==> flow/design.v <==
`timescale 1ns/1ps
module ddr2_test
	(
	input  wire          clk,
	input  wire          reset,
	input  wire          writes_en,
	input  wire          reads_en,
	input  wire          calib_done, 
	output reg           ib_re,
	input  wire [31:0]   ib_data,
	input  wire [7:0]    ib_count,  
	input  wire          ib_valid,
	input  wire          ib_empty,
	output reg           ob_we,
	output reg  [31:0]   ob_data,
	input  wire [9:0]    ob_count,
	output reg           p0_rd_en_o, 
	input  wire          p0_rd_empty,
	input  wire [31:0]   p0_rd_data,
	input  wire          p0_cmd_full,
	output reg           p0_cmd_en,
	output reg  [2:0]    p0_cmd_instr,
	output reg  [29:0]   p0_cmd_byte_addr,
	output wire [5:0]    p0_cmd_bl_o, 
	input  wire          p0_wr_full,
	output reg           p0_wr_en,
	output reg  [31:0]   p0_wr_data,
	output wire [3:0]    p0_wr_mask,
	output reg [26:0]		MEMORY_COUNT  
	);
localparam FIFO_SIZE      = 1024;
localparam BURST_LEN      = 10;   
wire        rd_fifo_afull;
reg  [29:0] cmd_byte_addr_wr, cmd_byte_addr_rd;
reg  [5:0]  burst_cnt;
reg         write_mode;
reg         read_mode;
reg         reset_d;
assign p0_cmd_bl_o = BURST_LEN - 1;
assign p0_wr_mask = 4'b0000;
always @(posedge clk) write_mode <= writes_en;
always @(posedge clk) read_mode <= reads_en;
always @(posedge clk) reset_d <= reset;
integer state;
localparam s_idle  = 0,
           s_write1 = 10,
           s_write2 = 11,
           s_write3 = 12,
           s_read1 = 20,
           s_read2 = 21,
           s_read3 = 22,
           s_read4 = 23,
			  s_writecmd0 = 30,
			  s_writecmd1 = 31,
			  s_readcmd0 = 40,
			  s_readcmd1 = 41;
always @(posedge clk) begin
	if (reset_d) begin
		state           	<= s_idle;
		burst_cnt       	<= BURST_LEN;
		cmd_byte_addr_wr  <= 0;
		cmd_byte_addr_rd  <= 0;
		p0_cmd_instr 		<= 3'b0;
		p0_cmd_byte_addr 	<= 30'b0;
		MEMORY_COUNT		<= 0;
		p0_cmd_instr 	<= 3'd0;
		p0_cmd_en 		<= 1'b0;
		p0_wr_en 		<= 1'b0;
		p0_rd_en_o 		<= 1'b0;
		ib_re 			<= 1'b0;
		ob_we 			<= 1'b0;
	end else begin
		case (state)
			s_idle: begin
				p0_cmd_en 	<= 1'b0;  
				p0_wr_en 	<= 1'b0;	
				p0_rd_en_o 	<= 1'b0;
				ib_re 		<= 1'b0;
				ob_we 		<= 1'b0;
				burst_cnt <= BURST_LEN;
				if ((p0_cmd_full == 1'b0) && (p0_cmd_en == 1'b0) && calib_done==1 && write_mode==1 && (ib_count >= BURST_LEN) && (MEMORY_COUNT<(27'd0-4*BURST_LEN))) begin
					state <= s_write1;
				end else if ((p0_cmd_full == 1'b0) && (p0_cmd_en == 1'b0) && calib_done==1 && read_mode==1 && (ob_count<(FIFO_SIZE-1-4*BURST_LEN) ) && (MEMORY_COUNT>4*BURST_LEN)) begin
					state <= s_readcmd0;
				end
			end
			s_write1: begin
				p0_wr_en <= 1'b0;					  
				ib_re <= 1'b1;
				state <= s_write2;
			end
			s_write2: begin
				ib_re <= 1'b0;
				if(ib_valid==1) begin
					p0_wr_data <= ib_data;
					burst_cnt <= burst_cnt - 1;
					state <= s_write3;
				end
			end
			s_write3: begin
				if (p0_wr_full == 1'b0) begin
					p0_wr_en   <= 1'b1;
					if (burst_cnt == 6'd0) begin
						state <= s_writecmd0;
						MEMORY_COUNT	  <= MEMORY_COUNT+4*BURST_LEN;
					end else begin
						state 			  <= s_write1;
					end
				end
			end
			s_writecmd0: begin
				p0_wr_en    	  <= 1'b0;
				p0_cmd_byte_addr <= cmd_byte_addr_wr;
				cmd_byte_addr_wr <= cmd_byte_addr_wr + 4*BURST_LEN;  
				p0_cmd_instr     <= 3'b000;
				state 			  <= s_writecmd1;
			end
			s_writecmd1: begin
				p0_cmd_en <= 1'b1;				 
				state <= s_idle;					 
			end
			s_readcmd0: begin
				p0_cmd_instr <= 3'b001;						 	 
				p0_cmd_byte_addr <= cmd_byte_addr_rd; 	 
				state <= s_readcmd1;	
			end
			s_readcmd1: begin
				p0_cmd_en <= 1'b1;					 
				state <= s_read1;	
			end
			s_read1: begin
				p0_cmd_en <= 1'b0;				  
				if (p0_rd_empty==0) begin 		  
					p0_rd_en_o  <= 1'b1;			  
					state <= s_read2;
				end
			end
			s_read2: begin
				ob_data <= p0_rd_data;		 
				p0_rd_en_o  <= 1'b0;					 	 
				state <= s_read3;
			end
			s_read3: begin
				ob_we 		  <= 1'b1;		 
				burst_cnt <= burst_cnt - 1;		 
				state <= s_read4;
			end
			s_read4: begin
				ob_we <= 1'b0;								 
				if ((burst_cnt == 6'd0)) begin 	 
					MEMORY_COUNT <= MEMORY_COUNT - 4*BURST_LEN; 			 
					cmd_byte_addr_rd	<= cmd_byte_addr_rd + 4*BURST_LEN;  
					state <= s_idle;
				end else begin
					state <= s_read1;
				end
			end
		endcase
	end
end
endmodule
Subject: tool reports on ddr2_test

Hi,

## Tool chain data of ddr2_test

Tool output for the design above before and after an edit, in the order of the flow.
"unedited" refers to lines of the RTL above, "edited" to lines of the edited file.
"difference": "edited" minus "unedited" as printed here. "rel. change": 100 x difference / "unedited".
Operators carry their Yosys type and port widths (W data, S select, Z words).
Not given: --

- Design top: ddr2_test
- Clock input: clk
- Standard-cell library: sky130hd
- Timing corner: tt_025C_1v80

## Diff

The edit as a unified diff against the file above.
The edit is scripted, without regard to the design's behaviour, which it may alter; it was not made to optimise anything.

```diff
@@ -14,5 +14,5 @@
 	output reg           ob_we,
 	output reg  [31:0]   ob_data,
-	input  wire [9:0]    ob_count,
+	input  wire [7:0]    ob_count,
 	output reg           p0_rd_en_o, 
 	input  wire          p0_rd_empty,
```

## Word-level counts

Source: Yosys, flattened and elaborated, memories not mapped. Widths are those after wreduce. Registers that Yosys merges into a memory's read port (data or address) are not register bits. Print and check cells do not count. Equal cells are merged and count once.

Storage and ports:

| element | unedited | edited | difference | rel. change (%) |
|---|---|---|---|---|
| register bits after elaboration | 230 | 230 | 0 | 0.00 |
| output and inout bits | 139 | 139 | 0 | 0.00 |
| input port bits | 92 | 90 | -2 | -2.17 |
| elaborated cells | 102 | 102 | 0 | 0.00 |

Operators by class:

| element | unedited | edited | difference | rel. change (%) |
|---|---|---|---|---|
| eq/ne operators | 17 | 17 | 0 | 0.00 |
| add/sub/neg operators | 5 | 5 | 0 | 0.00 |
| multiplexer cells | 23 | 23 | 0 | 0.00 |
| bitwise gates (word level) | 3 | 3 | 0 | 0.00 |
| magnitude comparators | 4 | 4 | 0 | 0.00 |
| reduce/logical cells | 33 | 33 | 0 | 0.00 |

Operators with widths:

| operator | unedited | edited | difference | rel. change (%) |
|---|---|---|---|---|
| $lt A10 B10 Y1 const B | 1 | 0 | -1 | -100.00 |
| $lt A8 B10 Y1 const B | 0 | 1 | +1 | -- |

Unchanged operator kinds not shown: 36.

## Longest topological paths

Longest topological path by Yosys (ltp), each cell counted once; first at word level (registers and memories cut), then after technology mapping (sequential cells cut; the memories' decode and read muxes count).

Logic depth:

| element | unedited | edited | difference | rel. change (%) |
|---|---|---|---|---|
| depth in word-level cells | 9 | 9 | 0 | 0.00 |
| ABC_AREA | 0 | 0 | -- | -- |
| gate-level depth with buffers | 7 | 8 | +1 | +14.29 |
| mapped depth without buffers | 7 | 7 | 0 | 0.00 |

## Synthesis result

The flow's flattened synthesis, as Yosys stat reports it; memories are mapped. The netlist is that of the ABC_AREA named above (0 if unset); the other value can give another one.

Cell types:

| cell | unedited | edited | difference | rel. change (%) |
|---|---|---|---|---|
| sky130_fd_sc_hd__nor2_1 | 138 | 147 | +9 | +6.52 |
| sky130_fd_sc_hd__a211oi_1 | 19 | 11 | -8 | -42.11 |
| sky130_fd_sc_hd__nor2b_1 | 19 | 12 | -7 | -36.84 |
| sky130_fd_sc_hd__nor3_1 | 26 | 20 | -6 | -23.08 |
| sky130_fd_sc_hd__nand2_1 | 30 | 35 | +5 | +16.67 |
| sky130_fd_sc_hd__mux2i_1 | 22 | 27 | +5 | +22.73 |
| sky130_fd_sc_hd__inv_1 | 19 | 15 | -4 | -21.05 |
| sky130_fd_sc_hd__xor2_1 | 10 | 14 | +4 | +40.00 |
| sky130_fd_sc_hd__clkbuf_8 | 0 | 4 | +4 | -- |
| sky130_fd_sc_hd__o31ai_1 | 0 | 4 | +4 | -- |
| sky130_fd_sc_hd__xnor2_1 | 52 | 49 | -3 | -5.77 |
| sky130_fd_sc_hd__clkbuf_1 | 30 | 33 | +3 | +10.00 |
| sky130_fd_sc_hd__buf_1 | 10 | 7 | -3 | -30.00 |
| sky130_fd_sc_hd__nand4_1 | 10 | 13 | +3 | +30.00 |
| sky130_fd_sc_hd__o41ai_1 | 0 | 3 | +3 | -- |
| sky130_fd_sc_hd__a21oi_1 | 48 | 50 | +2 | +4.17 |
| sky130_fd_sc_hd__nor4_1 | 28 | 30 | +2 | +7.14 |
| sky130_fd_sc_hd__o21ai_0 | 18 | 16 | -2 | -11.11 |

Unchanged cell types not shown: 15.
The list need not be complete.

Mapped netlist:

| element | unedited | edited | difference | rel. change (%) |
|---|---|---|---|---|
| synthesis area (µm²) | 8299.2 | 8425.6 | +126.4 | +1.52 |
| flip-flops | 196 | 196 | 0 | 0.00 |
| cell count | 827 | 835 | +8 | +0.97 |
| buffer cells | 62 | 65 | +3 | +4.84 |

## Timing after synthesis

OpenSTA on the mapped netlist: ideal clock, no wires. The path of least setup slack (recovery checks aside). Input and output delay are each 20% of the period. Register names are those of the netlist, which keeps one name where synthesis merged equal registers.

Timing after synthesis:

| element | unedited | edited | difference | rel. change (%) |
|---|---|---|---|---|
| path kind | flip-flop to flip-flop | flip-flop to flip-flop | -- | -- |
| start point | reg reset_d | reg reset_d | -- | -- |
| end point | reg ob_data[0] | reg ob_data[0] | -- | -- |
| launch time at the first pin (ns) | 0.000 | 0.000 | 0.000 | -- |
| path delay (ns) | 2.605 | 2.627 | +0.022 | +0.84 |
| stages on the path | 4 | 4 | 0 | 0.00 |
| buffers on the path | 2 | 2 | 0 | 0.00 |
| data arrival time (ns) | 2.179 | 2.201 | +0.022 | +1.01 |
| data required time (ns) | 2.574 | 2.574 | 0.000 | 0.00 |
| period (ns) | 3.0 | 3.0 | 0.0 | 0.00 |
| setup slack (ns) | 0.395 | 0.373 | -0.022 | -- |
| synthesis period reached (ns) | 2.605 | 2.627 | +0.022 | +0.84 |

"path delay" is the arrival time less input delay plus setup time.
"stages on the path": output pins that drive a net of the path, with the launching flip-flop's if there is one; two outputs of one cell count as two.
"synthesis period reached" = period - worst setup slack (recovery checks aside). The figure is calculated, with input and output delays left at 20% of the set period.
Between the ends stands the longest chain of elaborated cells between them, by number of cells; it is not shown to be the way that was timed. Of several equally long chains one is given.
Each line given opens the expression or statement behind the cell; cells for indexed reads and writes are added by Yosys, which also makes memories of some case tables.

Between the ends, after synthesis, unedited:
- Cell sequence: sky130_fd_sc_hd__dfxtp_1 sky130_fd_sc_hd__clkbuf_1 sky130_fd_sc_hd__buf_1 sky130_fd_sc_hd__nor2b_1
- Cells in the longest elaborated chain: 2

RTL lines, path after synthesis, unedited:

| element | line | source |
|---|---|---|
| start, declared | 38 | `reg         reset_d;` |
| start, assigned | 43 | `always @(posedge clk) reset_d <= reset;` |
| $not A1 Y1 | -- |  |
| $reduce_and A2 Y1 | -- |  |
| end, assigned | 139 | `ob_data <= p0_rd_data;` |
| end, declared | 15 | `output reg [31:0] ob_data,` |

Between the ends, after synthesis, edited:
- Cell sequence: sky130_fd_sc_hd__dfxtp_1 sky130_fd_sc_hd__clkbuf_1 sky130_fd_sc_hd__clkbuf_1 sky130_fd_sc_hd__nor2b_1
- Cells in the longest elaborated chain: 2

RTL lines, path after synthesis, edited:

| element | line | source |
|---|---|---|
| start, declared | 38 | `reg         reset_d;` |
| start, assigned | 43 | `always @(posedge clk) reset_d <= reset;` |
| $not A1 Y1 | -- |  |
| $reduce_and A2 Y1 | -- |  |
| end, assigned | 139 | `ob_data <= p0_rd_data;` |
| end, declared | 15 | `output reg [31:0] ob_data,` |

## Path in the finished layout

From the final timing report of the runs of pair 1: the path of least setup slack in the routed layout; clock arrival at registers is part of the times.

Timing post-layout:

| element | unedited | edited | difference | rel. change (%) |
|---|---|---|---|---|
| path kind | flip-flop to flip-flop | flip-flop to flip-flop | -- | -- |
| start point | reg state | reg state | -- | -- |
| end point | reg MEMORY_COUNT[23] | reg MEMORY_COUNT[24] | -- | -- |
| buffers on the path | 1 | 0 | -1 | -100.00 |
| period (ns) | 3.0 | 3.0 | 0.0 | 0.00 |
| stages on the path | 7 | 6 | -1 | -14.29 |
| data required time (ns) | 3.32 | 3.36 | +0.04 | +1.20 |
| data arrival time (ns) | 2.68 | 2.73 | +0.05 | +1.87 |
| launch time at the first pin (ns) | 0.42 | 0.42 | 0.00 | 0.00 |
| setup slack (ns) | 0.65 | 0.63 | -0.02 | -- |

An end named without its bit number is one bit of that signal or, where synthesis recoded a state register, one of its new flip-flops.
A register here has more assigning lines than the two given.

Between the ends, post-layout, unedited:
- Cell sequence: sky130_fd_sc_hd__dfxtp_1 sky130_fd_sc_hd__buf_4 sky130_fd_sc_hd__nor2b_1 sky130_fd_sc_hd__nand3_1 sky130_fd_sc_hd__a211oi_1 sky130_fd_sc_hd__a21oi_1 sky130_fd_sc_hd__a31o_2

RTL lines, path post-layout, unedited:

| element | line | source |
|---|---|---|
| start, declared | 44 | `integer state;` |
| start, assigned | 59 | `state <= s_idle;` |
| start, assigned | 82 | `state <= s_write1;` |
| end, assigned | 105 | `MEMORY_COUNT <= MEMORY_COUNT+4*BURST_LEN;` |
| end, assigned | 151 | `MEMORY_COUNT <= MEMORY_COUNT - 4*BURST_LEN;` |
| end, declared | 29 | `output reg [26:0] MEMORY_COUNT` |

unedited: No chain of elaborated cells between the ends is given.

Between the ends, post-layout, edited:
- Cell sequence: sky130_fd_sc_hd__dfxtp_1 sky130_fd_sc_hd__a211oi_1 sky130_fd_sc_hd__nor3_1 sky130_fd_sc_hd__nand4_1 sky130_fd_sc_hd__or3_1 sky130_fd_sc_hd__a21oi_1

RTL lines, path post-layout, edited:

| element | line | source |
|---|---|---|
| start, declared | 44 | `integer state;` |
| start, assigned | 59 | `state <= s_idle;` |
| start, assigned | 82 | `state <= s_write1;` |
| end, assigned | 105 | `MEMORY_COUNT <= MEMORY_COUNT+4*BURST_LEN;` |
| end, assigned | 151 | `MEMORY_COUNT <= MEMORY_COUNT - 4*BURST_LEN;` |
| end, declared | 29 | `output reg [26:0] MEMORY_COUNT` |

edited: No chain of elaborated cells between the ends is given.

## Measured runs

Both versions went through the flow (Yosys, OpenROAD) with the same settings in each pair. Constraints: input delay and output delay 20% of the set period each, output load 0.01 pF.

Flow settings, pair 1:
- CORE_UTILIZATION: 40
- PLACE_DENSITY: 0.6
- period_ns: 3.0
- CAP_MARGIN: 20
- CORE_MARGIN: 2
- SLEW_MARGIN: 20

Results, pair 1:

| element | unedited | edited | difference | rel. change (%) |
|---|---|---|---|---|
| setup slack of the worst path (ns) | 0.645 | 0.627 | -0.018 | -- |
| period achieved (ns) | 2.355 | 2.373 | +0.018 | +0.76 |
| netlist area reported by Yosys (µm²) | 8299.2 | 8425.6 | +126.4 | +1.52 |
| post-layout utilization (%) | 55.0 | 53.6 | -1.4 | -- |
| total design power (uW) | 5240 | 5099 | -141 | -2.69 |
| die area (µm²) | 21915.8 | 22241.2 | +325.4 | +1.48 |
| post-route worst hold slack (ns) | 0.472 | 0.482 | +0.010 | -- |

Flow settings, pair 2:
- ABC_AREA: 1
- CORE_UTILIZATION: 69
- CTS_CLUSTER_DIAMETER: 325
- CTS_CLUSTER_SIZE: 28
- GPL_TIMING_DRIVEN: 1
- PLACE_DENSITY: 0.55
- SETUP_SLACK_MARGIN: 0.63
- period_ns: 4.2
- CAP_MARGIN: 20
- CORE_MARGIN: 2
- SLEW_MARGIN: 20

Results, pair 2:

| element | unedited | edited | difference | rel. change (%) |
|---|---|---|---|---|
| setup slack of the worst path (ns) | 1.563 | 1.501 | -0.062 | -- |
| period achieved (ns) | 2.637 | 2.699 | +0.062 | +2.35 |
| netlist area reported by Yosys (µm²) | 8729.6 | 8759.7 | +30.1 | +0.34 |
| post-layout utilization (%) | 92.0 | 91.3 | -0.7 | -- |
| total design power (uW) | 3822 | 3797 | -25 | -0.65 |
| die area (µm²) | 13567.6 | 13611.9 | +44.3 | +0.33 |
| post-route worst hold slack (ns) | 0.465 | 0.475 | +0.010 | -- |

"period achieved": clock period set for the run, less the worst setup slack. It is reckoned from that one timing run; input and output delays stay at 20% of the period that was set.
"total design power" is the tool's figure for a default switching activity; nothing was simulated.

Regards
